==> flow/design.v <==
module rad4_reference(
    input [31:0] x,
    input [10:0] y,
    output [31:0] p
    );
    wire [5:0] sign_factor;
    wire [32:0] PP_5;
    wire [32:0] PP_4;
    wire [32:0] PP_3;
    wire [32:0] PP_2;
    wire [32:0] PP_1;
    wire [32:0] PP_0;
    wire [2:0] tmp1;
    wire [2:0] tmp0;
    assign tmp1 = {y[10],y[10:9]}; 
    assign tmp0 = {y[1:0],1'b0};
    rad4_BE PP5_gen(
        .x1(tmp1),
        .y(x),
        .sign_factor(sign_factor[5]),
        .PP(PP_5)
        );
    rad4_BE PP4_gen(
        .x1(y[9:7]),
        .y(x),
        .sign_factor(sign_factor[4]),
        .PP(PP_4)
        );
    rad4_BE PP3_gen(
        .x1(y[7:5]),
        .y(x),
        .sign_factor(sign_factor[3]),
        .PP(PP_3)
        );
    rad4_BE PP2_gen(
        .x1(y[5:3]),
        .y(x),
        .sign_factor(sign_factor[2]),
        .PP(PP_2)
        );
    rad4_BE PP1_gen(
        .x1(y[3:1]),
        .y(x),
        .sign_factor(sign_factor[1]),
        .PP(PP_1)
        );
    rad4_BE PP0_gen(
        .x1(tmp0),
        .y(x),
        .sign_factor(sign_factor[0]),
        .PP(PP_0)
        );
    PP_add Final(
        .sign_factor(sign_factor),
        .PP_5(PP_5),
        .PP_4(PP_4),
        .PP_3(PP_3),
        .PP_2(PP_2),
        .PP_1(PP_1),
        .PP_0(PP_0),
        .p(p)
        );
endmodule
module rad4_BE(
    input [2:0] x1,
    input [31:0] y,
    output sign_factor,
    output [32:0] PP
    );
    wire one, two, sign;
    code encode_block(
        .one(one),
        .two(two),
        .sign(sign),
        .y2(x1[2]),
        .y1(x1[1]),
        .y0(x1[0])
        );
    wire [32:0] tmp1_pp; 
    assign tmp1_pp = {y[31],y};  
    wire [33:0] out1;
    assign out1[0] = sign;
    genvar i;
    generate
        for ( i = 0; i < 33; i = i+1 )
            begin : pp_rad4_first 
            product pp_pr(tmp1_pp[i],out1[i],one,two,sign,PP[i],out1[i+1]);
            end
    endgenerate
    sgn_gen sign_gen(one,two,sign,sign_factor);
endmodule
module code(one,two,sign,y2,y1,y0);  
	input y2,y1,y0;                     
	output one,two,sign;                
	wire [1:0]k;                        
	xor x1(one,y0,y1);                  
	xor x2(k[1],y2,y1);                 
	not n1(k[0],one);                   
	and a1(two,k[0],k[1]);              
	assign sign=y2;                     
endmodule   
module product(x1,x0,one,two,sign,p,i);
	input x1,x0,sign,one,two;
	output p,i;
	wire [1:0] k;
	xor xo1(i,x1,sign);
	and a1(k[1],i,one);
	and a0(k[0],x0,two);
	or o1(p,k[1],k[0]);
endmodule
module sgn_gen(one,two,sign,sign_factor);
    input sign,one,two;
    output sign_factor;
    wire k;
    or o1(k,one,two);
    and a1(sign_factor,sign,k);
endmodule
module PP_add(
    input [5:0] sign_factor,
    input [32:0] PP_5,
    input [32:0] PP_4,
    input [32:0] PP_3,
    input [32:0] PP_2,
    input [32:0] PP_1,
    input [32:0] PP_0,
    output [31:0] p
    );
    wire [5:0] E_MSB;
    assign E_MSB[0] = ~ PP_0[32];
    assign E_MSB[1] = ~ PP_1[32];
    assign E_MSB[2] = ~ PP_2[32];
    assign E_MSB[3] = ~ PP_3[32];
    assign E_MSB[4] = ~ PP_4[32];
    assign E_MSB[5] = ~ PP_5[32];
    wire [33:0] sum00_FA;
    wire [33:0] carry00_FA;
    wire [33:0] tmp001_FA;
    wire [33:0] tmp002_FA;
    wire [33:0] tmp003_FA;
    assign tmp001_FA = {E_MSB[0],{3{PP_0[32]}},PP_0[32:4],PP_0[2]};
    assign tmp002_FA = {E_MSB[1],PP_1[32],PP_1[32:2],PP_1[0]};
    assign tmp003_FA = {PP_2,sign_factor[1]};
    genvar i001;
    generate
        for (i001 = 0; i001 < 34; i001 = i001 + 1)
            begin : pp_fad00
            FAd pp_fad(tmp001_FA[i001],tmp002_FA[i001], tmp003_FA[i001], carry00_FA[i001],sum00_FA[i001]);
            end
    endgenerate
    wire [1:0] sum00_HA;
    wire [1:0] carry00_HA;
    wire [1:0] tmp001_HA;
    wire [1:0] tmp002_HA;
    assign tmp001_HA = {1'b1,PP_0[3]};
    assign tmp002_HA = {PP_2[32],PP_1[1]};
    genvar i002;
    generate
        for (i002 = 0; i002 < 2; i002 = i002 + 1)
            begin : pp_had00
            HAd pp_had(tmp001_HA[i002],tmp002_HA[i002],carry00_HA[i002],sum00_HA[i002]);
            end
    endgenerate
    wire [32:0] sum01_FA;
    wire [32:0] carry01_FA;
    wire [32:0] tmp011_FA;
    wire [32:0] tmp012_FA;
    wire [32:0] tmp013_FA;
    assign tmp011_FA = {1'b1,E_MSB[3],PP_3[32],PP_3[32:4],PP_3[2]};
    assign tmp012_FA = {PP_4[32],PP_4[32:2],PP_4[0]};
    assign tmp013_FA = {PP_5[31:0],sign_factor[4]};
    genvar i011;
    generate
        for (i011 = 0; i011 < 33; i011 = i011 + 1)
            begin : pp_fad01
            FAd pp_fad(tmp011_FA[i011],tmp012_FA[i011], tmp013_FA[i011], carry01_FA[i011],sum01_FA[i011]);
            end
    endgenerate
    wire [1:0] sum01_HA;
    wire [1:0] carry01_HA;
    wire [1:0] tmp011_HA;
    wire [1:0] tmp012_HA;
    assign tmp011_HA = {E_MSB[4],PP_3[3]};
    assign tmp012_HA = {PP_5[32],PP_4[1]};
    genvar i012;
    generate
        for (i012 = 0; i012 < 2; i012 = i012 + 1)
            begin : pp_had01
            HAd pp_had(tmp011_HA[i012],tmp012_HA[i012],carry01_HA[i012],sum01_HA[i012]);
            end
    endgenerate
    wire [33:0] sum10_FA;
    wire [33:0] carry10_FA;
    wire [33:0] tmp101_FA;
    wire [33:0] tmp102_FA;
    wire [33:0] tmp103_FA;
    assign tmp101_FA = {E_MSB[2],sum00_HA[1],sum00_FA[33:3],sum00_FA[1]};
    assign tmp102_FA = {carry00_HA[1],carry00_FA[33:2],carry00_HA[0]};
    assign tmp103_FA = {sum01_FA[29:1],sum01_HA[0],sum01_FA[0],PP_3[1:0],sign_factor[2]};
    genvar i010;
    generate
        for (i010 = 0; i010 < 34; i010 = i010 + 1)
            begin : pp_fad10
            FAd pp_fad(tmp101_FA[i010],tmp102_FA[i010], tmp103_FA[i010], carry10_FA[i010],sum10_FA[i010]);
            end
    endgenerate
    wire [1:0] sum10_HA;
    wire [1:0] carry10_HA;
    wire [1:0] tmp101_HA;
    wire [1:0] tmp102_HA;
    assign tmp101_HA = {1'b1,sum00_FA[2]};
    assign tmp102_HA = {sum01_FA[30],carry00_FA[1]};
    genvar i013;
    generate
        for (i013 = 0; i013 < 2; i013 = i013 + 1)
            begin : pp_had11
            HAd pp_had(tmp101_HA[i013],tmp102_HA[i013],carry10_HA[i013],sum10_HA[i013]);
            end
    endgenerate
    wire [32:0] sum20_FA;
    wire [32:0] carry20_FA;
    wire [32:0] tmp201_FA;
    wire [32:0] tmp202_FA;
    wire [32:0] tmp203_FA;
    assign tmp201_FA = {carry10_HA[1],sum10_HA[1],sum10_FA[33:4],sum10_FA[1]};
    assign tmp202_FA = {sum01_FA[31],carry10_FA[33:3],carry10_HA[0]};
    assign tmp203_FA = {carry01_FA[30:1],carry01_HA[0],carry01_FA[0],sign_factor[3]};
    genvar i020;
    generate
        for (i020 = 0; i020 < 33; i020 = i020 + 1)
            begin : pp_fad20
            FAd pp_fad(tmp201_FA[i020],tmp202_FA[i020], tmp203_FA[i020], carry20_FA[i020],sum20_FA[i020]);
            end
    endgenerate
    wire [3:0] sum20_HA;
    wire [3:0] carry20_HA;
    wire [3:0] tmp201_HA;
    wire [3:0] tmp202_HA;
    assign tmp201_HA = {sum01_HA[1],sum01_FA[32],sum10_FA[3:2]};
    assign tmp202_HA = {carry01_FA[32:31],carry10_FA[2:1]};
    genvar i021;
    generate
        for (i021 = 0; i021 < 4; i021 = i021 + 1)
            begin : pp_had21
            HAd pp_had(tmp201_HA[i021],tmp202_HA[i021],carry20_HA[i021],sum20_HA[i021]);
            end
    endgenerate
    wire  sum30_FA;
    wire  carry30_FA;
    FAd pp_fad(sum20_FA[2],carry20_FA[1], sign_factor[5], carry30_FA,sum30_FA);
    wire [32:0] sum30_HA;
    wire [32:0] carry30_HA;
    wire [32:0] tmp301_HA;
    wire [32:0] tmp302_HA;
    assign tmp301_HA = {carry01_HA[1],sum20_HA[3:2],sum20_FA[32:3]};
    assign tmp302_HA = {carry20_HA[3:2],carry20_FA[32:2]};
    genvar i031;
    generate
        for (i031 = 0; i031 < 33; i031 = i031 + 1)
            begin : pp_had31
            HAd pp_had(tmp301_HA[i031],tmp302_HA[i031],carry30_HA[i031],sum30_HA[i031]);
            end
    endgenerate
    wire [44:0] tmp_sum;
    wire [44:0] tmp_add1;
    wire [44:0] tmp_add2;
    assign tmp_add1 = {1'b0,sum30_HA,sum30_FA,sum20_FA[1],sum20_HA[1:0],sum20_FA[0],sum10_HA[0],sum10_FA[0],sum00_HA[0],sum00_FA[0],PP_0[1:0]};
    assign tmp_add2 = {carry30_HA,carry30_FA,1'b0,carry20_HA[1:0],carry20_FA[0],1'b0,carry10_FA[0],1'b0,carry00_FA[0],2'b0,sign_factor[0]}; 
    assign tmp_sum = tmp_add1 + tmp_add2;
    assign p = tmp_sum[41:10];
endmodule
module FAd(a,b,c,cy,sm);
	input a,b,c;
	output cy,sm;
	wire x,y,z;
	xor x1(x,a,b);
	xor x2(sm,x,c);
	and a1(y,a,b);
	and a2(z,x,c);
	or o1(cy,y,z);
endmodule 
module HAd(a,b,cy,sm);
	input a,b;
	output cy,sm;
	xor x1(sm,a,b);
	and a1(cy,a,b);
endmodule 
module rad4_reference1(
    input [31:0] x,
    input [10:0] y,
    output [31:0] p
    );
    wire [5:0] sign_factor;
    wire [32:0] PP_5;
    wire [32:0] PP_4;
    wire [32:0] PP_3;
    wire [32:0] PP_2;
    wire [32:0] PP_1;
    wire [32:0] PP_0;
    wire [2:0] tmp1;
    wire [2:0] tmp0;
    assign tmp1 = {y[10],y[10:9]}; 
    assign tmp0 = {y[1:0],1'b0};
    rad4_BE1 PP5_gen(
        .x1(tmp1),
        .y(x),
        .sign_factor(sign_factor[5]),
        .PP(PP_5)
        );
    rad4_BE1 PP4_gen(
        .x1(y[9:7]),
        .y(x),
        .sign_factor(sign_factor[4]),
        .PP(PP_4)
        );
    rad4_BE1 PP3_gen(
        .x1(y[7:5]),
        .y(x),
        .sign_factor(sign_factor[3]),
        .PP(PP_3)
        );
    rad4_BE1 PP2_gen(
        .x1(y[5:3]),
        .y(x),
        .sign_factor(sign_factor[2]),
        .PP(PP_2)
        );
    rad4_BE1 PP1_gen(
        .x1(y[3:1]),
        .y(x),
        .sign_factor(sign_factor[1]),
        .PP(PP_1)
        );
    rad4_BE1 PP0_gen(
        .x1(tmp0),
        .y(x),
        .sign_factor(sign_factor[0]),
        .PP(PP_0)
        );
    PP_add1 Final(
        .sign_factor(sign_factor),
        .PP_5(PP_5),
        .PP_4(PP_4),
        .PP_3(PP_3),
        .PP_2(PP_2),
        .PP_1(PP_1),
        .PP_0(PP_0),
        .p(p)
        );
endmodule
module rad4_BE1(
    input [2:0] x1,
    input [31:0] y,
    output sign_factor,
    output [32:0] PP
    );
    wire one, two, sign;
    code1 encode1_block(
        .one(one),
        .two(two),
        .sign(sign),
        .y2(x1[2]),
        .y1(x1[1]),
        .y0(x1[0])
        );
    wire [32:0] tmp1_pp; 
    assign tmp1_pp = {y[31],y};  
    wire [33:0] out1;
    assign out1[0] = sign;
    genvar i;
    generate
        for ( i = 0; i < 33; i = i+1 )
            begin : pp_rad4_first 
            product1 pp_pr(tmp1_pp[i],out1[i],one,two,sign,PP[i],out1[i+1]);
            end
    endgenerate
    assign sign_factor = sign & (one | two);
endmodule
module code1(one,two,sign,y2,y1,y0);  
	input y2,y1,y0;                     
	output one,two,sign;                
	wire [1:0]k;                        
	xor x1(one,y0,y1);                  
	xor x2(k[1],y2,y1);                 
	not n1(k[0],one);                   
	and a1(two,k[0],k[1]);              
	assign sign=y2;                     
endmodule   
module product1(x1,x0,one,two,sign,p,i);
	input x1,x0,sign,one,two;
	output p,i;
	wire [1:0] k;
	xor xo1(i,x1,sign);
	and a1(k[1],i,one);
	and a0(k[0],x0,two);
	or o1(p,k[1],k[0]);
endmodule
module PP_add1(
    input [5:0] sign_factor,
    input [32:0] PP_5,
    input [32:0] PP_4,
    input [32:0] PP_3,
    input [32:0] PP_2,
    input [32:0] PP_1,
    input [32:0] PP_0,
    output [31:0] p
    );
    wire [5:0] E_MSB;
    assign E_MSB[0] = ~ PP_0[32];
    assign E_MSB[1] = ~ PP_1[32];
    assign E_MSB[2] = ~ PP_2[32];
    assign E_MSB[3] = ~ PP_3[32];
    assign E_MSB[4] = ~ PP_4[32];
    assign E_MSB[5] = ~ PP_5[32];
    wire [33:0] sum00_FA;
    wire [33:0] carry00_FA;
    wire [33:0] tmp001_FA;
    wire [33:0] tmp002_FA;
    wire [33:0] tmp003_FA;
    assign tmp001_FA = {E_MSB[0],{3{PP_0[32]}},PP_0[32:4],PP_0[2]};
    assign tmp002_FA = {E_MSB[1],PP_1[32],PP_1[32:2],PP_1[0]};
    assign tmp003_FA = {PP_2,sign_factor[1]};
    genvar i001;
    generate
        for (i001 = 0; i001 < 34; i001 = i001 + 1)
            begin : pp_FAd100
            FAd1 pp_FAd1(tmp001_FA[i001],tmp002_FA[i001], tmp003_FA[i001], carry00_FA[i001],sum00_FA[i001]);
            end
    endgenerate
    wire [1:0] sum00_HA;
    wire [1:0] carry00_HA;
    wire [1:0] tmp001_HA;
    wire [1:0] tmp002_HA;
    assign tmp001_HA = {1'b1,PP_0[3]};
    assign tmp002_HA = {PP_2[32],PP_1[1]};
    genvar i002;
    generate
        for (i002 = 0; i002 < 2; i002 = i002 + 1)
            begin : pp_HAd100
            HAd1 pp_HAd1(tmp001_HA[i002],tmp002_HA[i002],carry00_HA[i002],sum00_HA[i002]);
            end
    endgenerate
    wire [32:0] sum01_FA;
    wire [32:0] carry01_FA;
    wire [32:0] tmp011_FA;
    wire [32:0] tmp012_FA;
    wire [32:0] tmp013_FA;
    assign tmp011_FA = {1'b1,E_MSB[3],PP_3[32],PP_3[32:4],PP_3[2]};
    assign tmp012_FA = {PP_4[32],PP_4[32:2],PP_4[0]};
    assign tmp013_FA = {PP_5[31:0],sign_factor[4]};
    genvar i011;
    generate
        for (i011 = 0; i011 < 33; i011 = i011 + 1)
            begin : pp_FAd101
            FAd1 pp_FAd1(tmp011_FA[i011],tmp012_FA[i011], tmp013_FA[i011], carry01_FA[i011],sum01_FA[i011]);
            end
    endgenerate
    wire [1:0] sum01_HA;
    wire [1:0] carry01_HA;
    wire [1:0] tmp011_HA;
    wire [1:0] tmp012_HA;
    assign tmp011_HA = {E_MSB[4],PP_3[3]};
    assign tmp012_HA = {PP_5[32],PP_4[1]};
    genvar i012;
    generate
        for (i012 = 0; i012 < 2; i012 = i012 + 1)
            begin : pp_HAd101
            HAd1 pp_HAd1(tmp011_HA[i012],tmp012_HA[i012],carry01_HA[i012],sum01_HA[i012]);
            end
    endgenerate
    wire [33:0] sum10_FA;
    wire [33:0] carry10_FA;
    wire [33:0] tmp101_FA;
    wire [33:0] tmp102_FA;
    wire [33:0] tmp103_FA;
    assign tmp101_FA = {E_MSB[2],sum00_HA[1],sum00_FA[33:3],sum00_FA[1]};
    assign tmp102_FA = {carry00_HA[1],carry00_FA[33:2],carry00_HA[0]};
    assign tmp103_FA = {sum01_FA[29:1],sum01_HA[0],sum01_FA[0],PP_3[1:0],sign_factor[2]};
    genvar i010;
    generate
        for (i010 = 0; i010 < 34; i010 = i010 + 1)
            begin : pp_FAd110
            FAd1 pp_FAd1(tmp101_FA[i010],tmp102_FA[i010], tmp103_FA[i010], carry10_FA[i010],sum10_FA[i010]);
            end
    endgenerate
    wire [1:0] sum10_HA;
    wire [1:0] carry10_HA;
    wire [1:0] tmp101_HA;
    wire [1:0] tmp102_HA;
    assign tmp101_HA = {1'b1,sum00_FA[2]};
    assign tmp102_HA = {sum01_FA[30],carry00_FA[1]};
    genvar i013;
    generate
        for (i013 = 0; i013 < 2; i013 = i013 + 1)
            begin : pp_HAd111
            HAd1 pp_HAd1(tmp101_HA[i013],tmp102_HA[i013],carry10_HA[i013],sum10_HA[i013]);
            end
    endgenerate
    wire [32:0] sum20_FA;
    wire [32:0] carry20_FA;
    wire [32:0] tmp201_FA;
    wire [32:0] tmp202_FA;
    wire [32:0] tmp203_FA;
    assign tmp201_FA = {carry10_HA[1],sum10_HA[1],sum10_FA[33:4],sum10_FA[1]};
    assign tmp202_FA = {sum01_FA[31],carry10_FA[33:3],carry10_HA[0]};
    assign tmp203_FA = {carry01_FA[30:1],carry01_HA[0],carry01_FA[0],sign_factor[3]};
    genvar i020;
    generate
        for (i020 = 0; i020 < 33; i020 = i020 + 1)
            begin : pp_FAd120
            FAd1 pp_FAd1(tmp201_FA[i020],tmp202_FA[i020], tmp203_FA[i020], carry20_FA[i020],sum20_FA[i020]);
            end
    endgenerate
    wire [3:0] sum20_HA;
    wire [3:0] carry20_HA;
    wire [3:0] tmp201_HA;
    wire [3:0] tmp202_HA;
    assign tmp201_HA = {sum01_HA[1],sum01_FA[32],sum10_FA[3:2]};
    assign tmp202_HA = {carry01_FA[32:31],carry10_FA[2:1]};
    genvar i021;
    generate
        for (i021 = 0; i021 < 4; i021 = i021 + 1)
            begin : pp_HAd121
            HAd1 pp_HAd1(tmp201_HA[i021],tmp202_HA[i021],carry20_HA[i021],sum20_HA[i021]);
            end
    endgenerate
    wire  sum30_FA;
    wire  carry30_FA;
    FAd1 pp_FAd1(sum20_FA[2],carry20_FA[1], sign_factor[5], carry30_FA,sum30_FA);
    wire [32:0] sum30_HA;
    wire [32:0] carry30_HA;
    wire [32:0] tmp301_HA;
    wire [32:0] tmp302_HA;
    assign tmp301_HA = {carry01_HA[1],sum20_HA[3:2],sum20_FA[32:3]};
    assign tmp302_HA = {carry20_HA[3:2],carry20_FA[32:2]};
    genvar i031;
    generate
        for (i031 = 0; i031 < 33; i031 = i031 + 1)
            begin : pp_HAd131
            HAd1 pp_HAd1(tmp301_HA[i031],tmp302_HA[i031],carry30_HA[i031],sum30_HA[i031]);
            end
    endgenerate
    wire [44:0] tmp_sum;
    wire [44:0] tmp_add1;
    wire [44:0] tmp_add2;
    assign tmp_add1 = {1'b0,sum30_HA,sum30_FA,sum20_FA[1],sum20_HA[1:0],sum20_FA[0],sum10_HA[0],sum10_FA[0],sum00_HA[0],sum00_FA[0],PP_0[1:0]};
    assign tmp_add2 = {carry30_HA,carry30_FA,1'b0,carry20_HA[1:0],carry20_FA[0],1'b0,carry10_FA[0],1'b0,carry00_FA[0],2'b0,sign_factor[0]}; 
    assign tmp_sum = tmp_add1 + tmp_add2;
    assign p = tmp_sum[41:10];
endmodule
module FAd1(a,b,c,cy,sm);
	input a,b,c;
	output cy,sm;
	wire x,y,z;
	xor x1(x,a,b);
	xor x2(sm,x,c);
	and a1(y,a,b);
	and a2(z,x,c);
	or o1(cy,y,z);
endmodule 
module HAd1(a,b,cy,sm);
	input a,b;
	output cy,sm;
	xor x1(sm,a,b);
	and a1(cy,a,b);
endmodule 
module rad4_reference2(
    input [31:0] x,
    input [10:0] y,
    output [31:0] p
    );
    wire [5:0] sign_factor;
    wire [32:0] PP_5;
    wire [32:0] PP_4;
    wire [32:0] PP_3;
    wire [32:0] PP_2;
    wire [32:0] PP_1;
    wire [32:0] PP_0;
    wire [2:0] tmp1;
    wire [2:0] tmp0;
    assign tmp1 = {y[10],y[10:9]}; 
    assign tmp0 = {y[1:0],1'b0};
    rad4_BE2 PP5_gen(
        .x1(tmp1),
        .y(x),
        .sign_factor(sign_factor[5]),
        .PP(PP_5)
        );
    rad4_BE2 PP4_gen(
        .x1(y[9:7]),
        .y(x),
        .sign_factor(sign_factor[4]),
        .PP(PP_4)
        );
    rad4_BE2 PP3_gen(
        .x1(y[7:5]),
        .y(x),
        .sign_factor(sign_factor[3]),
        .PP(PP_3)
        );
    rad4_BE2 PP2_gen(
        .x1(y[5:3]),
        .y(x),
        .sign_factor(sign_factor[2]),
        .PP(PP_2)
        );
    rad4_BE2 PP1_gen(
        .x1(y[3:1]),
        .y(x),
        .sign_factor(sign_factor[1]),
        .PP(PP_1)
        );
    rad4_BE2 PP0_gen(
        .x1(tmp0),
        .y(x),
        .sign_factor(sign_factor[0]),
        .PP(PP_0)
        );
    PP_add2 Final(
        .sign_factor(sign_factor),
        .PP_5(PP_5),
        .PP_4(PP_4),
        .PP_3(PP_3),
        .PP_2(PP_2),
        .PP_1(PP_1),
        .PP_0(PP_0),
        .p(p)
        );
endmodule
module rad4_BE2(
    input [2:0] x1,
    input [31:0] y,
    output sign_factor,
    output [32:0] PP
    );
    wire one, two, sign;
    code2 encode2_block(
        .one(one),
        .two(two),
        .sign(sign),
        .y2(x1[2]),
        .y1(x1[1]),
        .y0(x1[0])
        );
    wire [32:0] tmp1_pp; 
    assign tmp1_pp = {y[31],y};  
    wire [33:0] out1;
    assign out1[0] = sign;
    genvar i;
    generate
        for ( i = 0; i < 33; i = i+1 )
            begin : pp_rad4_first 
            product2 pp_pr(tmp1_pp[i],out1[i],one,two,sign,PP[i],out1[i+1]);
            end
    endgenerate
    assign sign_factor = sign & (one | two);
endmodule
module code2(one,two,sign,y2,y1,y0);  
	input y2,y1,y0;                     
	output one,two,sign;                
	wire [1:0]k;                        
	xor x1(one,y0,y1);                  
	xor x2(k[1],y2,y1);                 
	not n1(k[0],one);                   
	and a1(two,k[0],k[1]);              
	assign sign=y2;                     
endmodule   
module product2(x1,x0,one,two,sign,p,i);
	input x1,x0,sign,one,two;
	output p,i;
	wire [1:0] k;
	xor xo1(i,x1,sign);
	and a1(k[1],i,one);
	and a0(k[0],x0,two);
	or o1(p,k[1],k[0]);
endmodule
module PP_add2(
    input [5:0] sign_factor,
    input [32:0] PP_5,
    input [32:0] PP_4,
    input [32:0] PP_3,
    input [32:0] PP_2,
    input [32:0] PP_1,
    input [32:0] PP_0,
    output [31:0] p
    );
    wire [5:0] E_MSB;
    assign E_MSB[0] = ~ PP_0[32];
    assign E_MSB[1] = ~ PP_1[32];
    assign E_MSB[2] = ~ PP_2[32];
    assign E_MSB[3] = ~ PP_3[32];
    assign E_MSB[4] = ~ PP_4[32];
    assign E_MSB[5] = ~ PP_5[32];
    wire [33:0] sum00_FA;
    wire [33:0] carry00_FA;
    wire [33:0] tmp001_FA;
    wire [33:0] tmp002_FA;
    wire [33:0] tmp003_FA;
    assign tmp001_FA = {E_MSB[0],{3{PP_0[32]}},PP_0[32:4],PP_0[2]};
    assign tmp002_FA = {E_MSB[1],PP_1[32],PP_1[32:2],PP_1[0]};
    assign tmp003_FA = {PP_2,sign_factor[1]};
    genvar i001;
    generate
        for (i001 = 0; i001 < 34; i001 = i001 + 1)
            begin : pp_FAd200
            FAd2 pp_FAd2(tmp001_FA[i001],tmp002_FA[i001], tmp003_FA[i001], carry00_FA[i001],sum00_FA[i001]);
            end
    endgenerate
    wire [1:0] sum00_HA;
    wire [1:0] carry00_HA;
    wire [1:0] tmp001_HA;
    wire [1:0] tmp002_HA;
    assign tmp001_HA = {1'b1,PP_0[3]};
    assign tmp002_HA = {PP_2[32],PP_1[1]};
    genvar i002;
    generate
        for (i002 = 0; i002 < 2; i002 = i002 + 1)
            begin : pp_HAd200
            HAd2 pp_HAd2(tmp001_HA[i002],tmp002_HA[i002],carry00_HA[i002],sum00_HA[i002]);
            end
    endgenerate
    wire [32:0] sum01_FA;
    wire [32:0] carry01_FA;
    wire [32:0] tmp011_FA;
    wire [32:0] tmp012_FA;
    wire [32:0] tmp013_FA;
    assign tmp011_FA = {1'b1,E_MSB[3],PP_3[32],PP_3[32:4],PP_3[2]};
    assign tmp012_FA = {PP_4[32],PP_4[32:2],PP_4[0]};
    assign tmp013_FA = {PP_5[31:0],sign_factor[4]};
    genvar i011;
    generate
        for (i011 = 0; i011 < 33; i011 = i011 + 1)
            begin : pp_FAd201
            FAd2 pp_FAd2(tmp011_FA[i011],tmp012_FA[i011], tmp013_FA[i011], carry01_FA[i011],sum01_FA[i011]);
            end
    endgenerate
    wire [1:0] sum01_HA;
    wire [1:0] carry01_HA;
    wire [1:0] tmp011_HA;
    wire [1:0] tmp012_HA;
    assign tmp011_HA = {E_MSB[4],PP_3[3]};
    assign tmp012_HA = {PP_5[32],PP_4[1]};
    genvar i012;
    generate
        for (i012 = 0; i012 < 2; i012 = i012 + 1)
            begin : pp_HAd201
            HAd2 pp_HAd2(tmp011_HA[i012],tmp012_HA[i012],carry01_HA[i012],sum01_HA[i012]);
            end
    endgenerate
    wire [33:0] sum10_FA;
    wire [33:0] carry10_FA;
    wire [33:0] tmp101_FA;
    wire [33:0] tmp102_FA;
    wire [33:0] tmp103_FA;
    assign tmp101_FA = {E_MSB[2],sum00_HA[1],sum00_FA[33:3],sum00_FA[1]};
    assign tmp102_FA = {carry00_HA[1],carry00_FA[33:2],carry00_HA[0]};
    assign tmp103_FA = {sum01_FA[29:1],sum01_HA[0],sum01_FA[0],PP_3[1:0],sign_factor[2]};
    genvar i010;
    generate
        for (i010 = 0; i010 < 34; i010 = i010 + 1)
            begin : pp_FAd210
            FAd2 pp_FAd2(tmp101_FA[i010],tmp102_FA[i010], tmp103_FA[i010], carry10_FA[i010],sum10_FA[i010]);
            end
    endgenerate
    wire [1:0] sum10_HA;
    wire [1:0] carry10_HA;
    wire [1:0] tmp101_HA;
    wire [1:0] tmp102_HA;
    assign tmp101_HA = {1'b1,sum00_FA[2]};
    assign tmp102_HA = {sum01_FA[30],carry00_FA[1]};
    genvar i013;
    generate
        for (i013 = 0; i013 < 2; i013 = i013 + 1)
            begin : pp_HAd211
            HAd2 pp_HAd2(tmp101_HA[i013],tmp102_HA[i013],carry10_HA[i013],sum10_HA[i013]);
            end
    endgenerate
    wire [32:0] sum20_FA;
    wire [32:0] carry20_FA;
    wire [32:0] tmp201_FA;
    wire [32:0] tmp202_FA;
    wire [32:0] tmp203_FA;
    assign tmp201_FA = {carry10_HA[1],sum10_HA[1],sum10_FA[33:4],sum10_FA[1]};
    assign tmp202_FA = {sum01_FA[31],carry10_FA[33:3],carry10_HA[0]};
    assign tmp203_FA = {carry01_FA[30:1],carry01_HA[0],carry01_FA[0],sign_factor[3]};
    genvar i020;
    generate
        for (i020 = 0; i020 < 33; i020 = i020 + 1)
            begin : pp_FAd220
            FAd2 pp_FAd2(tmp201_FA[i020],tmp202_FA[i020], tmp203_FA[i020], carry20_FA[i020],sum20_FA[i020]);
            end
    endgenerate
    wire [3:0] sum20_HA;
    wire [3:0] carry20_HA;
    wire [3:0] tmp201_HA;
    wire [3:0] tmp202_HA;
    assign tmp201_HA = {sum01_HA[1],sum01_FA[32],sum10_FA[3:2]};
    assign tmp202_HA = {carry01_FA[32:31],carry10_FA[2:1]};
    genvar i021;
    generate
        for (i021 = 0; i021 < 4; i021 = i021 + 1)
            begin : pp_HAd221
            HAd2 pp_HAd2(tmp201_HA[i021],tmp202_HA[i021],carry20_HA[i021],sum20_HA[i021]);
            end
    endgenerate
    wire  sum30_FA;
    wire  carry30_FA;
    FAd2 pp_FAd2(sum20_FA[2],carry20_FA[1], sign_factor[5], carry30_FA,sum30_FA);
    wire [32:0] sum30_HA;
    wire [32:0] carry30_HA;
    wire [32:0] tmp301_HA;
    wire [32:0] tmp302_HA;
    assign tmp301_HA = {carry01_HA[1],sum20_HA[3:2],sum20_FA[32:3]};
    assign tmp302_HA = {carry20_HA[3:2],carry20_FA[32:2]};
    genvar i031;
    generate
        for (i031 = 0; i031 < 33; i031 = i031 + 1)
            begin : pp_HAd231
            HAd2 pp_HAd2(tmp301_HA[i031],tmp302_HA[i031],carry30_HA[i031],sum30_HA[i031]);
            end
    endgenerate
    wire [44:0] tmp_sum;
    wire [44:0] tmp_add1;
    wire [44:0] tmp_add2;
    assign tmp_add1 = {1'b0,sum30_HA,sum30_FA,sum20_FA[1],sum20_HA[1:0],sum20_FA[0],sum10_HA[0],sum10_FA[0],sum00_HA[0],sum00_FA[0],PP_0[1:0]};
    assign tmp_add2 = {carry30_HA,carry30_FA,1'b0,carry20_HA[1:0],carry20_FA[0],1'b0,carry10_FA[0],1'b0,carry00_FA[0],2'b0,sign_factor[0]}; 
    assign tmp_sum = tmp_add1 + tmp_add2;
    assign p = tmp_sum[41:10];
endmodule
module FAd2(a,b,c,cy,sm);
	input a,b,c;
	output cy,sm;
	wire x,y,z;
	xor x1(x,a,b);
	xor x2(sm,x,c);
	and a1(y,a,b);
	and a2(z,x,c);
	or o1(cy,y,z);
endmodule 
module HAd2(a,b,cy,sm);
	input a,b;
	output cy,sm;
	xor x1(sm,a,b);
	and a1(cy,a,b);
endmodule 
module rad4_reference3(
    input [31:0] x,
    input [10:0] y,
    output [31:0] p
    );
    wire [5:0] sign_factor;
    wire [32:0] PP_5;
    wire [32:0] PP_4;
    wire [32:0] PP_3;
    wire [32:0] PP_2;
    wire [32:0] PP_1;
    wire [32:0] PP_0;
    wire [2:0] tmp1;
    wire [2:0] tmp0;
    assign tmp1 = {y[10],y[10:9]}; 
    assign tmp0 = {y[1:0],1'b0};
    rad4_BE3 PP5_gen(
        .x1(tmp1),
        .y(x),
        .sign_factor(sign_factor[5]),
        .PP(PP_5)
        );
    rad4_BE3 PP4_gen(
        .x1(y[9:7]),
        .y(x),
        .sign_factor(sign_factor[4]),
        .PP(PP_4)
        );
    rad4_BE3 PP3_gen(
        .x1(y[7:5]),
        .y(x),
        .sign_factor(sign_factor[3]),
        .PP(PP_3)
        );
    rad4_BE3 PP2_gen(
        .x1(y[5:3]),
        .y(x),
        .sign_factor(sign_factor[2]),
        .PP(PP_2)
        );
    rad4_BE3 PP1_gen(
        .x1(y[3:1]),
        .y(x),
        .sign_factor(sign_factor[1]),
        .PP(PP_1)
        );
    rad4_BE3 PP0_gen(
        .x1(tmp0),
        .y(x),
        .sign_factor(sign_factor[0]),
        .PP(PP_0)
        );
    PP_add3 Final(
        .sign_factor(sign_factor),
        .PP_5(PP_5),
        .PP_4(PP_4),
        .PP_3(PP_3),
        .PP_2(PP_2),
        .PP_1(PP_1),
        .PP_0(PP_0),
        .p(p)
        );
endmodule
module rad4_BE3(
    input [2:0] x1,
    input [31:0] y,
    output sign_factor,
    output [32:0] PP
    );
    wire one, two, sign;
    code3 encode3_block(
        .one(one),
        .two(two),
        .sign(sign),
        .y2(x1[2]),
        .y1(x1[1]),
        .y0(x1[0])
        );
    wire [32:0] tmp1_pp; 
    assign tmp1_pp = {y[31],y};  
    wire [33:0] out1;
    assign out1[0] = sign;
    genvar i;
    generate
        for ( i = 0; i < 33; i = i+1 )
            begin : pp_rad4_first 
            product3 pp_pr(tmp1_pp[i],out1[i],one,two,sign,PP[i],out1[i+1]);
            end
    endgenerate
    assign sign_factor = sign & (one | two);
endmodule
module code3(one,two,sign,y2,y1,y0);  
	input y2,y1,y0;                     
	output one,two,sign;                
	wire [1:0]k;                        
	xor x1(one,y0,y1);                  
	xor x2(k[1],y2,y1);                 
	not n1(k[0],one);                   
	and a1(two,k[0],k[1]);              
	assign sign=y2;                     
endmodule   
module product3(x1,x0,one,two,sign,p,i);
	input x1,x0,sign,one,two;
	output p,i;
	wire [1:0] k;
	xor xo1(i,x1,sign);
	and a1(k[1],i,one);
	and a0(k[0],x0,two);
	or o1(p,k[1],k[0]);
endmodule
module PP_add3(
    input [5:0] sign_factor,
    input [32:0] PP_5,
    input [32:0] PP_4,
    input [32:0] PP_3,
    input [32:0] PP_2,
    input [32:0] PP_1,
    input [32:0] PP_0,
    output [31:0] p
    );
    wire [5:0] E_MSB;
    assign E_MSB[0] = ~ PP_0[32];
    assign E_MSB[1] = ~ PP_1[32];
    assign E_MSB[2] = ~ PP_2[32];
    assign E_MSB[3] = ~ PP_3[32];
    assign E_MSB[4] = ~ PP_4[32];
    assign E_MSB[5] = ~ PP_5[32];
    wire [33:0] sum00_FA;
    wire [33:0] carry00_FA;
    wire [33:0] tmp001_FA;
    wire [33:0] tmp002_FA;
    wire [33:0] tmp003_FA;
    assign tmp001_FA = {E_MSB[0],{3{PP_0[32]}},PP_0[32:4],PP_0[2]};
    assign tmp002_FA = {E_MSB[1],PP_1[32],PP_1[32:2],PP_1[0]};
    assign tmp003_FA = {PP_2,sign_factor[1]};
    genvar i001;
    generate
        for (i001 = 0; i001 < 34; i001 = i001 + 1)
            begin : pp_FAd300
            FAd3 pp_FAd3(tmp001_FA[i001],tmp002_FA[i001], tmp003_FA[i001], carry00_FA[i001],sum00_FA[i001]);
            end
    endgenerate
    wire [1:0] sum00_HA;
    wire [1:0] carry00_HA;
    wire [1:0] tmp001_HA;
    wire [1:0] tmp002_HA;
    assign tmp001_HA = {1'b1,PP_0[3]};
    assign tmp002_HA = {PP_2[32],PP_1[1]};
    genvar i002;
    generate
        for (i002 = 0; i002 < 2; i002 = i002 + 1)
            begin : pp_HAd300
            HAd3 pp_HAd3(tmp001_HA[i002],tmp002_HA[i002],carry00_HA[i002],sum00_HA[i002]);
            end
    endgenerate
    wire [32:0] sum01_FA;
    wire [32:0] carry01_FA;
    wire [32:0] tmp011_FA;
    wire [32:0] tmp012_FA;
    wire [32:0] tmp013_FA;
    assign tmp011_FA = {1'b1,E_MSB[3],PP_3[32],PP_3[32:4],PP_3[2]};
    assign tmp012_FA = {PP_4[32],PP_4[32:2],PP_4[0]};
    assign tmp013_FA = {PP_5[31:0],sign_factor[4]};
    genvar i011;
    generate
        for (i011 = 0; i011 < 33; i011 = i011 + 1)
            begin : pp_FAd301
            FAd3 pp_FAd3(tmp011_FA[i011],tmp012_FA[i011], tmp013_FA[i011], carry01_FA[i011],sum01_FA[i011]);
            end
    endgenerate
    wire [1:0] sum01_HA;
    wire [1:0] carry01_HA;
    wire [1:0] tmp011_HA;
    wire [1:0] tmp012_HA;
    assign tmp011_HA = {E_MSB[4],PP_3[3]};
    assign tmp012_HA = {PP_5[32],PP_4[1]};
    genvar i012;
    generate
        for (i012 = 0; i012 < 2; i012 = i012 + 1)
            begin : pp_HAd301
            HAd3 pp_HAd3(tmp011_HA[i012],tmp012_HA[i012],carry01_HA[i012],sum01_HA[i012]);
            end
    endgenerate
    wire [33:0] sum10_FA;
    wire [33:0] carry10_FA;
    wire [33:0] tmp101_FA;
    wire [33:0] tmp102_FA;
    wire [33:0] tmp103_FA;
    assign tmp101_FA = {E_MSB[2],sum00_HA[1],sum00_FA[33:3],sum00_FA[1]};
    assign tmp102_FA = {carry00_HA[1],carry00_FA[33:2],carry00_HA[0]};
    assign tmp103_FA = {sum01_FA[29:1],sum01_HA[0],sum01_FA[0],PP_3[1:0],sign_factor[2]};
    genvar i010;
    generate
        for (i010 = 0; i010 < 34; i010 = i010 + 1)
            begin : pp_FAd310
            FAd3 pp_FAd3(tmp101_FA[i010],tmp102_FA[i010], tmp103_FA[i010], carry10_FA[i010],sum10_FA[i010]);
            end
    endgenerate
    wire [1:0] sum10_HA;
    wire [1:0] carry10_HA;
    wire [1:0] tmp101_HA;
    wire [1:0] tmp102_HA;
    assign tmp101_HA = {1'b1,sum00_FA[2]};
    assign tmp102_HA = {sum01_FA[30],carry00_FA[1]};
    genvar i013;
    generate
        for (i013 = 0; i013 < 2; i013 = i013 + 1)
            begin : pp_HAd311
            HAd3 pp_HAd3(tmp101_HA[i013],tmp102_HA[i013],carry10_HA[i013],sum10_HA[i013]);
            end
    endgenerate
    wire [32:0] sum20_FA;
    wire [32:0] carry20_FA;
    wire [32:0] tmp201_FA;
    wire [32:0] tmp202_FA;
    wire [32:0] tmp203_FA;
    assign tmp201_FA = {carry10_HA[1],sum10_HA[1],sum10_FA[33:4],sum10_FA[1]};
    assign tmp202_FA = {sum01_FA[31],carry10_FA[33:3],carry10_HA[0]};
    assign tmp203_FA = {carry01_FA[30:1],carry01_HA[0],carry01_FA[0],sign_factor[3]};
    genvar i020;
    generate
        for (i020 = 0; i020 < 33; i020 = i020 + 1)
            begin : pp_FAd320
            FAd3 pp_FAd3(tmp201_FA[i020],tmp202_FA[i020], tmp203_FA[i020], carry20_FA[i020],sum20_FA[i020]);
            end
    endgenerate
    wire [3:0] sum20_HA;
    wire [3:0] carry20_HA;
    wire [3:0] tmp201_HA;
    wire [3:0] tmp202_HA;
    assign tmp201_HA = {sum01_HA[1],sum01_FA[32],sum10_FA[3:2]};
    assign tmp202_HA = {carry01_FA[32:31],carry10_FA[2:1]};
    genvar i021;
    generate
        for (i021 = 0; i021 < 4; i021 = i021 + 1)
            begin : pp_HAd321
            HAd3 pp_HAd3(tmp201_HA[i021],tmp202_HA[i021],carry20_HA[i021],sum20_HA[i021]);
            end
    endgenerate
    wire  sum30_FA;
    wire  carry30_FA;
    FAd3 pp_FAd3(sum20_FA[2],carry20_FA[1], sign_factor[5], carry30_FA,sum30_FA);
    wire [32:0] sum30_HA;
    wire [32:0] carry30_HA;
    wire [32:0] tmp301_HA;
    wire [32:0] tmp302_HA;
    assign tmp301_HA = {carry01_HA[1],sum20_HA[3:2],sum20_FA[32:3]};
    assign tmp302_HA = {carry20_HA[3:2],carry20_FA[32:2]};
    genvar i031;
    generate
        for (i031 = 0; i031 < 33; i031 = i031 + 1)
            begin : pp_HAd331
            HAd3 pp_HAd3(tmp301_HA[i031],tmp302_HA[i031],carry30_HA[i031],sum30_HA[i031]);
            end
    endgenerate
    wire [44:0] tmp_sum;
    wire [44:0] tmp_add1;
    wire [44:0] tmp_add2;
    assign tmp_add1 = {1'b0,sum30_HA,sum30_FA,sum20_FA[1],sum20_HA[1:0],sum20_FA[0],sum10_HA[0],sum10_FA[0],sum00_HA[0],sum00_FA[0],PP_0[1:0]};
    assign tmp_add2 = {carry30_HA,carry30_FA,1'b0,carry20_HA[1:0],carry20_FA[0],1'b0,carry10_FA[0],1'b0,carry00_FA[0],2'b0,sign_factor[0]}; 
    assign tmp_sum = tmp_add1 + tmp_add2;
    assign p = tmp_sum[41:10];
endmodule
module FAd3(a,b,c,cy,sm);
	input a,b,c;
	output cy,sm;
	wire x,y,z;
	xor x1(x,a,b);
	xor x2(sm,x,c);
	and a1(y,a,b);
	and a2(z,x,c);
	or o1(cy,y,z);
endmodule 
module HAd3(a,b,cy,sm);
	input a,b;
	output cy,sm;
	xor x1(sm,a,b);
	and a1(cy,a,b);
endmodule 
module fos_exact_tra_v1(
    input [31:0] x_in,
    input [10:0] a1,
    input clk,
    input reset,
    output [31:0] y_out);
    wire [31:0] b1x;
    wire [31:0] a1y;
    wire signed [31:0] sum0_next;
    wire signed [31:0] sum1;
    reg signed [31:0] sum0;
    rad4_reference mult(sum1,a1,a1y);
    assign y_out = sum0 + x_in;
    assign sum1 = y_out;
    assign sum0_next = a1y - x_in;
    always @ (posedge clk)
    if (reset) begin
        sum0 <= 32'b0;
    end else begin
        sum0 <= sum0_next;
    end
endmodule
module fos_exact_v1(
    input [31:0] x_in,
    input [10:0] a1,
    input clk,
    input reset,
    output [31:0] y_out);
    wire signed [31:0] Data_feedforward;
    wire signed [31:0] Data_feedback;
    wire signed [31:0] sum0;
    reg signed  [31:0] Samples_in1; 
    reg signed  [31:0] Samples_in2; 
    reg signed  [31:0] Samples_out; 
    assign Data_feedforward = {Samples_in2}; 
    assign y_out = Samples_in1 - Data_feedforward - Data_feedback; 
    rad4_reference mult(Samples_out,a1,Data_feedback);
   always @ (posedge clk) 
   if(reset == 1) begin
         Samples_in1 <= 0; 
         Samples_in2 <= 0; 
         Samples_out <= 0; 
      end 
   else begin 
      Samples_in1 <= x_in; 
      Samples_in2 <= Samples_in1; 
      Samples_out <= y_out; 
   end 
endmodule
module fos_exact_tra_v2(
    input [31:0] x_in,
    input [10:0] a1,
    input clk,
    input reset,
    output [31:0] y_out);
    wire [31:0] b1x;
    wire [31:0] a1y;
    wire signed [31:0] sum0_next;
    wire signed [31:0] sum1;
    reg signed [31:0] sum0;
    rad4_reference1 mult(sum1,a1,a1y);
    assign y_out = sum0 + x_in;
    assign sum1 = y_out;
    assign sum0_next = a1y - x_in;
    always @ (posedge clk)
    if (reset) begin
        sum0 <= 32'b0;
    end else begin
        sum0 <= sum0_next;
    end
endmodule
module fos_exact_v2(
    input [31:0] x_in,
    input [10:0] a1,
    input clk,
    input reset,
    output [31:0] y_out);
    wire signed [31:0] Data_feedforward;
    wire signed [31:0] Data_feedback;
    wire signed [31:0] sum0;
    reg signed  [31:0] Samples_in1; 
    reg signed  [31:0] Samples_in2; 
    reg signed  [31:0] Samples_out; 
    assign Data_feedforward = {Samples_in2}; 
    assign y_out = Samples_in1 - Data_feedforward - Data_feedback; 
    rad4_reference1 mult(Samples_out,a1,Data_feedback);
   always @ (posedge clk) 
   if(reset == 1) begin
         Samples_in1 <= 0; 
         Samples_in2 <= 0; 
         Samples_out <= 0; 
      end 
   else begin 
      Samples_in1 <= x_in; 
      Samples_in2 <= Samples_in1; 
      Samples_out <= y_out; 
   end 
endmodule
module fos_exact_tra_v3(
    input [31:0] x_in,
    input [10:0] a1,
    input [10:0] b1,
    input clk,
    input reset,
    output [31:0] y_out);
    wire [31:0] b1x;
    wire [31:0] a1y;
    wire signed [31:0] sum0_next;
    wire signed [31:0] sum1;
    reg signed [31:0] sum0;
    rad4_reference2 mult(x_in,b1,b1x);
    rad4_reference2 mult2(sum1,a1,a1y);
    assign y_out = sum0 + x_in;
    assign sum1 = y_out;
    assign sum0_next = b1x + a1y;
    always @ (posedge clk)
    if (reset) begin
        sum0 <= 32'b0;
    end else begin
        sum0 <= sum0_next;
    end
endmodule
module fos_exact_v3(
    input [31:0] x_in,
    input [10:0] a1,
    input [10:0] b1,
    input clk,
    input reset,
    output [31:0] y_out);
    wire signed [31:0] Data_feedforward;
    wire signed [31:0] Data_feedback;
    wire signed [31:0] sum0;
    reg signed  [31:0] Samples_in1; 
    reg signed  [31:0] Samples_in2; 
    reg signed  [31:0] Samples_out; 
    assign y_out = Samples_in1 + Data_feedforward - Data_feedback; 
    rad4_reference2 mult(Samples_out,a1,Data_feedback);
    rad4_reference2 mult1(Samples_in2,b1,Data_feedforward);                     
   always @ (posedge clk) 
   if(reset == 1) begin
         Samples_in1 <= 0; 
         Samples_in2 <= 0; 
         Samples_out <= 0; 
      end 
   else begin 
      Samples_in1 <= x_in; 
      Samples_in2 <= Samples_in1; 
      Samples_out <= y_out; 
   end 
endmodule
module fos_exact_tra_v4(
    input [31:0] x_in,
    input [10:0] a1,
    input clk,
    input reset,
    output [31:0] y_out);
    wire [31:0] b1x;
    wire [31:0] a1y;
    wire signed [31:0] sum0_next;
    wire signed [31:0] sum1;
    reg signed [31:0] sum0;
    rad4_reference3 mult(sum1,a1,a1y);
    assign y_out = sum0 + x_in;
    assign sum1 = y_out;
    assign sum0_next = a1y;
    always @ (posedge clk)
    if (reset) begin
        sum0 <= 32'b0;
    end else begin
        sum0 <= sum0_next;
    end
endmodule
module fos_exact_v4(
    input [31:0] x_in,
    input [10:0] a1,
    input clk,
    input reset,
    output [31:0] y_out);
    wire signed [31:0] Data_feedforward;
    wire signed [31:0] Data_feedback;
    wire signed [31:0] sum0;
    reg signed  [31:0] Samples_in1; 
    reg signed  [31:0] Samples_in2; 
    reg signed  [31:0] Samples_out; 
    assign y_out = Samples_in1 - Data_feedback; 
    rad4_reference3 mult(Samples_out,a1,Data_feedback);
   always @ (posedge clk) 
   if(reset == 1) begin
         Samples_in1 <= 0; 
         Samples_in2 <= 0; 
         Samples_out <= 0; 
      end 
   else begin 
      Samples_in1 <= x_in; 
      Samples_in2 <= Samples_in1; 
      Samples_out <= y_out; 
   end 
endmodule
module a_filter_reference_32x11(
    input [31:0] x_in,
    input clk,
    input [5:0] reset,
    output [31:0] y_out);
    wire [10:0] a1_1;
    wire [10:0] a1_2;
    wire [10:0] a1_3;
    wire [10:0] a1_4;
    wire [10:0] b1;
    assign a1_1 = -11'sd208;
    assign a1_2 = -11'sd1021;
    assign a1_3 = -11'sd930;
    assign a1_4 = -11'sd1010;
    assign b1 = 11'sd307;
    wire [31:0] y_1;
    wire [31:0] y_2;
    wire [31:0] y_3;
    wire [31:0] y_4;
    wire [31:0] y_5;
    fos_exact_v4 first_stage(x_in,a1_4,clk,reset[0],y_1);
    fos_exact_v3 second_stage(y_1,a1_3,b1,clk,reset[1],y_2);
    fos_exact_v2 third_stage(y_2,a1_2,clk,reset[2],y_3);
    fos_exact_v2 fourth_stage(y_3,a1_2,clk,reset[3],y_4);
    fos_exact_v1 fifth_stage(y_4,a1_1,clk,reset[4],y_5);
    fos_exact_v1 sixth_stage(y_5,a1_1,clk,reset[5],y_out);
endmodule
Ticket comment

=== From RTL to reports: a_filter_reference_32x11 ===
Module a_filter_reference_32x11 before and after one edit of its RTL, step after step.
Lines under "before" count in the file above, lines under "after" in the edited file.
"change": "after" minus "before" as printed here. "relative change": 100 x difference / "before".
Operators: Yosys type, input widths -> output width; for muxes data width and select width s.
Library cell names are shortened.
A cell with n/a has no value.

* Top: a_filter_reference_32x11
* Clock port: clk
* Cell library: sky130hd
* Corner: tt_025C_1v80

=== Diff ===
The edit as a unified diff against the file above.
The edited RTL no longer does the same as the RTL above: the edit was made by script, with no optimisation intended.

<pre>
@@ -1263,12 +1263,11 @@
    if(reset == 1) begin
          Samples_in1 <= 0; 
-         Samples_in2 <= 0; 
          Samples_out <= 0; 
       end 
    else begin 
       Samples_in1 <= x_in; 
-      Samples_in2 <= Samples_in1; 
       Samples_out <= y_out; 
    end 
+   always @(*) Samples_in2 = Samples_in1;
 endmodule
 module fos_exact_tra_v4(
</pre>

=== Elaborated design ===
Yosys after proc, flatten, opt, wreduce and memory -nomap, before mapping. Enables and synchronous resets that opt folds into registers are not counted as muxes. Memory bits, and registers merged into a memory's read port (data or address), are not among the register bits. Print and check cells are not counted. Equal cells are merged and count once.

{| class="wikitable"
|+ Storage and ports
! item !! before !! after !! change !! relative change (%)
|-
| register bits after elaboration || 544 || 512 || -32 || -5.88
|-
| bits of input ports || 39 || 39 || 0 || 0.00
|-
| word-level cells || 3,106 || 3,105 || -1 || -0.03
|}

{| class="wikitable"
|+ Operators by class
! item !! before !! after !! change !! relative change (%)
|-
| add/sub/neg operators || 18 || 18 || 0 || 0.00
|-
| bitwise gates (word level) || 3,071 || 3,071 || 0 || 0.00
|}

{| class="wikitable"
|+ Operator list
! operator !! before !! after !! change !! relative change (%)
|-
| $xor 1x1->1 || 1,277 || 1,277 || 0 || 0.00
|-
| $and 1x1->1 || 1,261 || 1,261 || 0 || 0.00
|-
| $or 1x1->1 || 298 || 298 || 0 || 0.00
|-
| $not 1->1 || 235 || 235 || 0 || 0.00
|-
| $sub 32x32->32 || 10 || 10 || 0 || 0.00
|-
| $add 42x42->42 || 7 || 7 || 0 || 0.00
|-
| $add 32x32->32 || 1 || 1 || 0 || 0.00
|}

=== Depth ===
Depth = most cells in a row (Yosys ltp): at word level without a register or memory, in the mapped netlist without a sequential cell, where the memories' decode and read muxes count.

{| class="wikitable"
|+ Logic depth
! item !! before !! after !! change !! relative change (%)
|-
| depth after elaboration || 14 || 14 || 0 || 0.00
|-
| ABC_AREA || 0 || 0 || n/a || n/a
|-
| mapped depth || 33 || 33 || 0 || 0.00
|}

=== Mapped cells and area ===
Yosys stat after the flow's synthesis: flattened, memories mapped to cells. It holds for the ABC_AREA given above (unset counts as 0); a run with the other value may have another netlist.

{| class="wikitable"
|+ Mapped netlist
! item !! before !! after !! change !! relative change (%)
|-
| standard cells after synthesis || 6,357 || 6,245 || -112 || -1.76
|-
| chip area (Yosys) (µm²) || 55,318.1 || 54,509.8 || -808.3 || -1.46
|-
| sequential area (µm²) || 10,890.4 || 10,249.8 || -640.6 || -5.88
|-
| flip-flops || 544 || 512 || -32 || -5.88
|-
| buffers || 77 || 75 || -2 || -2.60
|}

{| class="wikitable"
|+ Cell types
! type !! before !! after !! change !! relative change (%)
|-
| inv_1 || 1,581 || 1,529 || -52 || -3.29
|-
| a21oi_1 || 295 || 257 || -38 || -12.88
|-
| dfxtp_1 || 544 || 512 || -32 || -5.88
|-
| o21ai_0 || 145 || 116 || -29 || -20.00
|-
| xnor2_1 || 222 || 197 || -25 || -11.26
|-
| o21ai_1 || 0 || 21 || +21 || n/a
|-
| nor2_1 || 625 || 605 || -20 || -3.20
|-
| nand2_1 || 147 || 165 || +18 || +12.24
|-
| xor2_1 || 141 || 159 || +18 || +12.77
|-
| nor2b_1 || 109 || 95 || -14 || -12.84
|-
| o21a_1 || 57 || 70 || +13 || +22.81
|-
| o21bai_1 || 44 || 31 || -13 || -29.55
|-
| a211o_1 || 3 || 14 || +11 || +366.67
|-
| a211oi_1 || 25 || 35 || +10 || +40.00
|-
| a21o_1 || 165 || 174 || +9 || +5.45
|-
| a221oi_1 || 15 || 6 || -9 || -60.00
|-
| o211ai_1 || 15 || 24 || +9 || +60.00
|-
| a21boi_0 || 12 || 21 || +9 || +75.00
|}

The list need not be complete.
The figures by module come from a second, unflattened synthesis with its own total; it is not the netlist above.

{| class="wikitable"
|+ Second synthesis, totals
! item !! before !! after !! change !! relative change (%)
|-
| cell total of the unflattened synthesis || 9,980 || 9,954 || -26 || -0.26
|-
| area (unflattened synthesis) (µm²) || 95,354.0 || 94,887.3 || -466.7 || -0.49
|}

Rows give one instance, submodules left out.

{| class="wikitable"
|+ Modules, before
! module !! times used !! cells !! area (µm²) !! seq. area (µm²)
|-
| fos_exact_v1 || 2 || 607 || 5,689.2 || 1,921.8
|-
| fos_exact_v2 || 2 || 607 || 5,689.2 || 1,921.8
|-
| (name not given) || 396 || 2 || 17.5 || 0.0
|-
| (name not given) || 396 || 2 || 17.5 || 0.0
|-
| (name not given) || 396 || 2 || 17.5 || 0.0
|-
| FAd || 270 || 1 || 20.0 || 0.0
|-
| FAd1 || 270 || 1 || 20.0 || 0.0
|-
| FAd2 || 270 || 1 || 20.0 || 0.0
|-
| fos_exact_v3 || 1 || 606 || 5,336.4 || 1,921.8
|-
| PP_add || 2 || 327 || 2,199.6 || 0.0
|-
| PP_add1 || 2 || 327 || 2,199.6 || 0.0
|-
| PP_add2 || 2 || 327 || 2,199.6 || 0.0
|-
| fos_exact_v4 || 1 || 406 || 3,535.9 || 1,281.2
|-
| (name not given) || 198 || 2 || 17.5 || 0.0
|}

before: Further modules, not shown: 20.

{| class="wikitable"
|+ Modules, after
! module !! times used !! cells !! area (µm²) !! seq. area (µm²)
|-
| fos_exact_v1 || 2 || 607 || 5,689.2 || 1,921.8
|-
| fos_exact_v2 || 2 || 607 || 5,689.2 || 1,921.8
|-
| (name not given) || 396 || 2 || 17.5 || 0.0
|-
| (name not given) || 396 || 2 || 17.5 || 0.0
|-
| (name not given) || 396 || 2 || 17.5 || 0.0
|-
| FAd || 270 || 1 || 20.0 || 0.0
|-
| FAd1 || 270 || 1 || 20.0 || 0.0
|-
| FAd2 || 270 || 1 || 20.0 || 0.0
|-
| fos_exact_v3 || 1 || 580 || 4,869.7 || 1,281.2
|-
| PP_add || 2 || 327 || 2,199.6 || 0.0
|-
| PP_add1 || 2 || 327 || 2,199.6 || 0.0
|-
| PP_add2 || 2 || 327 || 2,199.6 || 0.0
|-
| fos_exact_v4 || 1 || 406 || 3,535.9 || 1,281.2
|-
| (name not given) || 198 || 2 || 17.5 || 0.0
|}

after: Further modules, not shown: 20.

=== Path before layout ===
Source: OpenSTA report_checks on the synthesized netlist (no wires, ideal clock, input and output delay 20% of the period each), path of least setup slack; recovery checks are left aside. Register names are those of the netlist, which keeps one name where synthesis merged equal registers.

{| class="wikitable"
|+ Path after synthesis
! item !! before !! after !! change !! relative change (%)
|-
| kind || reg2out || reg2out || n/a || n/a
|-
| from || register sixth_stage.Samples_out[10] || register sixth_stage.Samples_out[6] || n/a || n/a
|-
| to || output port y_out[28] || output port y_out[31] || n/a || n/a
|-
| period (ps) || 9,000 || 9,000 || 0 || 0.00
|-
| output delay (ps) || 1,800 || 1,800 || 0 || 0.00
|-
| time at the first pin (ps) || 0 || 0 || 0 || n/a
|-
| arrival time (ps) || 6,100 || 6,338 || +238 || +3.90
|-
| required time (ps) || 7,200 || 7,200 || 0 || 0.00
|-
| path slack (ps) || 1,100 || 862 || -238 || n/a
|-
| delay of the path (ps) || 6,100 || 6,338 || +238 || +3.90
|-
| stages on the path || 29 || 29 || 0 || 0.00
|-
| path buffers || 1 || 1 || 0 || 0.00
|-
| synthesis period reached (ps) || 7,900 || 8,138 || +238 || +3.01
|}

"delay of the path" = arrival - input delay + setup time.
A path that ends at an output port has no setup time.
"stages on the path": output pins that drive a net of the path, with the launching flip-flop's if there is one; two outputs of one cell count as two.
"synthesis period reached" = period - worst setup slack (recovery checks aside). The figure is calculated, with input and output delays left at 20% of the set period.
The rows between start and end are the longest chain of elaborated cells between them; the timing report does not say that the signal goes this way. Where chains are equally long, one stands for them.
Each line given opens the expression or statement behind the cell; cells for indexed reads and writes are added by Yosys, which also makes memories of some case tables.

On the way, after synthesis, before:
* Cell sequence: dfxtp_1 inv_1 ha_1 ha_1 inv_1 fa_1 inv_1 ha_1 ha_1 and3_1 a221o_1 a21oi_1 o2bb2ai_1 a211oi_1 nor2_1 a21oi_1 xnor2_1 fa_1 inv_1 ha_1 buf_1 nand2_1 a21o_1 a31o_2 a31oi_1 o21ai_0 a21oi_1 o21ai_0 o31a_1
* Length of the longest elaborated chain: 9
* Elaborated cells between the ends (all ways): 57
* Source lines of those cells: 9
* Classes of those cells: add/sub (2); logic (55)

{| class="wikitable"
|+ Ends and longest elaborated chain, after synthesis, before
! item !! line !! text
|-
| start: declaration || 1157 || <nowiki>reg signed  [31:0] Samples_out;</nowiki>
|-
| start: assignment || 1165 || <nowiki>Samples_out <= 0;</nowiki>
|-
| start: assignment || 1170 || <nowiki>Samples_out <= y_out;</nowiki>
|-
| $not 1->1 || n/a ||
|-
| $xor 1x1->1 || 275 || <nowiki>xor x1(x,a,b);</nowiki>
|-
| $xor 1x1->1 || 276 || <nowiki>xor x2(sm,x,c);</nowiki>
|-
| $xor 1x1->1 || 275 ||
|-
| $and 1x1->1 || 278 || <nowiki>and a2(z,x,c);</nowiki>
|-
| $or 1x1->1 || 279 || <nowiki>or o1(cy,y,z);</nowiki>
|-
| $xor 1x1->1 || 284 || <nowiki>xor x1(sm,a,b);</nowiki>
|-
| $add 42x42->42 || 268 || <nowiki>assign tmp_sum = tmp_add1 + tmp_add2;</nowiki>
|-
| $sub 32x32->32 || 1159 || <nowiki>assign y_out = Samples_in1 - Data_feedforward - Data_feedback;</nowiki>
|-
| end: declaration || 1326 || <nowiki>output [31:0] y_out);</nowiki>
|}

On the way, after synthesis, after:
* Cell sequence: dfxtp_1 inv_1 ha_1 ha_1 inv_1 fa_1 inv_1 ha_1 ha_1 and4_1 nand4_1 o31a_1 a21oi_1 o211ai_1 nand2_1 a31oi_1 o21ai_0 a21oi_1 xnor2_1 fa_1 inv_1 ha_1 and3_1 buf_1 a221oi_1 nand3b_1 o311a_1 or3_1 nand2_1
* Length of the longest elaborated chain: 9
* Elaborated cells between the ends (all ways): 57
* Source lines of those cells: 9
* Classes of those cells: add/sub (2); logic (55)

{| class="wikitable"
|+ Ends and longest elaborated chain, after synthesis, after
! item !! line !! text
|-
| start: declaration || 1157 || <nowiki>reg signed  [31:0] Samples_out;</nowiki>
|-
| start: assignment || 1165 || <nowiki>Samples_out <= 0;</nowiki>
|-
| start: assignment || 1170 || <nowiki>Samples_out <= y_out;</nowiki>
|-
| $not 1->1 || n/a ||
|-
| $xor 1x1->1 || 275 || <nowiki>xor x1(x,a,b);</nowiki>
|-
| $xor 1x1->1 || 276 || <nowiki>xor x2(sm,x,c);</nowiki>
|-
| $xor 1x1->1 || 275 ||
|-
| $and 1x1->1 || 278 || <nowiki>and a2(z,x,c);</nowiki>
|-
| $or 1x1->1 || 279 || <nowiki>or o1(cy,y,z);</nowiki>
|-
| $xor 1x1->1 || 284 || <nowiki>xor x1(sm,a,b);</nowiki>
|-
| $add 42x42->42 || 268 || <nowiki>assign tmp_sum = tmp_add1 + tmp_add2;</nowiki>
|-
| $sub 32x32->32 || 1159 || <nowiki>assign y_out = Samples_in1 - Data_feedforward - Data_feedback;</nowiki>
|-
| end: declaration || 1325 || <nowiki>output [31:0] y_out);</nowiki>
|}

=== Path in the finished layout ===
Path of least setup slack in the final report of the runs of set A (OpenROAD, finished layout, wires in). Where an end is a register, its clock arrival counts in the times.
The report prints the path's times to 10 ps; the period is as set.

{| class="wikitable"
|+ Path after layout
! item !! before !! after !! change !! relative change (%)
|-
| kind || reg2out || reg2out || n/a || n/a
|-
| from || register sixth_stage.Samples_out[9] || register sixth_stage.Samples_out[10] || n/a || n/a
|-
| to || output port y_out[28] || output port y_out[29] || n/a || n/a
|-
| period (ps) || 9,000 || 9,000 || 0 || 0.00
|-
| output delay (ps) || 1,800 || 1,800 || 0 || 0.00
|-
| time at the first pin (ps) || 630 || 660 || +30 || +4.76
|-
| arrival time (ps) || 7,020 || 7,180 || +160 || +2.28
|-
| required time (ps) || 7,200 || 7,200 || 0 || 0.00
|-
| path slack (ps) || 180 || 20 || -160 || n/a
|-
| stages on the path || 34 || 32 || -2 || -5.88
|-
| path buffers || 6 || 4 || -2 || -33.33
|}

The rows between start and end are the longest chain of elaborated cells between them; the timing report does not say that the signal goes this way. Where chains are equally long, one stands for them.

On the way, after layout, before:
* Cell sequence: dfxtp_2 inv_1 ha_1 ha_1 inv_1 fa_1 inv_1 ha_4 ha_4 and3_4 a221o_1 a21oi_4 buf_4 buf_6 nand2b_4 and2_4 o21a_1 nor2_2 xnor2_1 fa_1 inv_2 ha_4 a21o_1 a21oi_2 nor3b_4 a31o_4 a31oi_4 buf_6 o21ai_2 buf_6 a21oi_4 buf_4 o31a_1 buf_2
* Length of the longest elaborated chain: 9
* Elaborated cells between the ends (all ways): 57
* Source lines of those cells: 9
* Classes of those cells: add/sub (2); logic (55)

{| class="wikitable"
|+ Ends and longest elaborated chain, after layout, before
! item !! line !! text
|-
| start: declaration || 1157 || <nowiki>reg signed  [31:0] Samples_out;</nowiki>
|-
| start: assignment || 1165 || <nowiki>Samples_out <= 0;</nowiki>
|-
| start: assignment || 1170 || <nowiki>Samples_out <= y_out;</nowiki>
|-
| $not 1->1 || n/a ||
|-
| $xor 1x1->1 || 275 || <nowiki>xor x1(x,a,b);</nowiki>
|-
| $xor 1x1->1 || 276 || <nowiki>xor x2(sm,x,c);</nowiki>
|-
| $xor 1x1->1 || 275 ||
|-
| $and 1x1->1 || 278 || <nowiki>and a2(z,x,c);</nowiki>
|-
| $or 1x1->1 || 279 || <nowiki>or o1(cy,y,z);</nowiki>
|-
| $xor 1x1->1 || 284 || <nowiki>xor x1(sm,a,b);</nowiki>
|-
| $add 42x42->42 || 268 || <nowiki>assign tmp_sum = tmp_add1 + tmp_add2;</nowiki>
|-
| $sub 32x32->32 || 1159 || <nowiki>assign y_out = Samples_in1 - Data_feedforward - Data_feedback;</nowiki>
|-
| end: declaration || 1326 || <nowiki>output [31:0] y_out);</nowiki>
|}

On the way, after layout, after:
* Cell sequence: dfxtp_2 inv_1 ha_1 ha_1 inv_1 fa_1 inv_1 ha_1 ha_1 a21o_1 a21o_1 a21oi_2 o21ai_2 o211ai_1 nand2_1 a31oi_2 o21ai_2 buf_4 xor2_2 fa_1 inv_1 ha_4 a21oi_4 inv_2 a221oi_4 nand3b_1 buf_4 buf_4 o311a_4 o21a_1 nor2_1 buf_2
* Length of the longest elaborated chain: 9
* Elaborated cells between the ends (all ways): 57
* Source lines of those cells: 9
* Classes of those cells: add/sub (2); logic (55)

{| class="wikitable"
|+ Ends and longest elaborated chain, after layout, after
! item !! line !! text
|-
| start: declaration || 1157 || <nowiki>reg signed  [31:0] Samples_out;</nowiki>
|-
| start: assignment || 1165 || <nowiki>Samples_out <= 0;</nowiki>
|-
| start: assignment || 1170 || <nowiki>Samples_out <= y_out;</nowiki>
|-
| $not 1->1 || n/a ||
|-
| $xor 1x1->1 || 275 || <nowiki>xor x1(x,a,b);</nowiki>
|-
| $xor 1x1->1 || 276 || <nowiki>xor x2(sm,x,c);</nowiki>
|-
| $xor 1x1->1 || 275 ||
|-
| $and 1x1->1 || 278 || <nowiki>and a2(z,x,c);</nowiki>
|-
| $or 1x1->1 || 279 || <nowiki>or o1(cy,y,z);</nowiki>
|-
| $xor 1x1->1 || 284 || <nowiki>xor x1(sm,a,b);</nowiki>
|-
| $add 42x42->42 || 268 || <nowiki>assign tmp_sum = tmp_add1 + tmp_add2;</nowiki>
|-
| $sub 32x32->32 || 1159 || <nowiki>assign y_out = Samples_in1 - Data_feedforward - Data_feedback;</nowiki>
|-
| end: declaration || 1325 || <nowiki>output [31:0] y_out);</nowiki>
|}

=== Measured runs ===
Runs of the flow (Yosys, OpenROAD) on both versions; the two runs of a pair have the same settings. The constraints put input and output delay at 20% of the set period each and load the outputs with 0.01 pF.

Settings, set A:
* CORE_UTILIZATION: 40
* period_ns: 9.0
* CAP_MARGIN: 20
* CORE_MARGIN: 2
* SLEW_MARGIN: 20

{| class="wikitable"
|+ Measured results, set A
! item !! before !! after !! change !! relative change (%)
|-
| mapped cell area after synthesis (µm²) || 55,318.1 || 54,509.8 || -808.3 || -1.46
|-
| area of the die (µm²) || 141,286.0 || 139,245.0 || -2,041.0 || -1.44
|-
| final design utilization (%) || 44.6 || 44.7 || +0.1 || n/a
|-
| setup slack of the critical path (ps) || 179 || 16 || -163 || n/a
|-
| final setup TNS (ps) || 0 || 0 || 0 || n/a
|-
| worst-case hold slack (ps) || 461 || 447 || -14 || n/a
|-
| period reached (ps) || 8,821 || 8,984 || +163 || +1.85
|}

Settings, set B:
* CELL_PAD_IN_SITES_DETAIL_PLACEMENT: 0
* CORE_ASPECT_RATIO: 0.7
* CORE_UTILIZATION: 30
* CTS_CLUSTER_DIAMETER: 253
* CTS_CLUSTER_SIZE: 97
* GPL_TIMING_DRIVEN: 1
* MAX_ROUTING_LAYER: met5
* MIN_ROUTING_LAYER: met2
* SETUP_SLACK_MARGIN: 0.61
* TNS_END_PERCENT: 35
* period_ns: 5.13
* CAP_MARGIN: 20
* CORE_MARGIN: 2
* SLEW_MARGIN: 20

{| class="wikitable"
|+ Measured results, set B
! item !! before !! after !! change !! relative change (%)
|-
| mapped cell area after synthesis (µm²) || 55,318.1 || 54,509.8 || -808.3 || -1.46
|-
| area of the die (µm²) || 187,900.0 || 185,179.0 || -2,721.0 || -1.45
|-
| final design utilization (%) || 43.5 || 43.3 || -0.2 || n/a
|-
| setup slack of the critical path (ps) || -2,895 || -2,938 || -43 || n/a
|-
| final setup TNS (ps) || -350,708 || -353,847 || -3,139 || n/a
|-
| worst-case hold slack (ps) || 462 || 447 || -15 || n/a
|-
| period reached (ps) || 8,025 || 8,068 || +43 || +0.54
|}

"period reached" = clock period - worst setup slack. The figure is calculated, with input and output delays left at 20% of the set period.
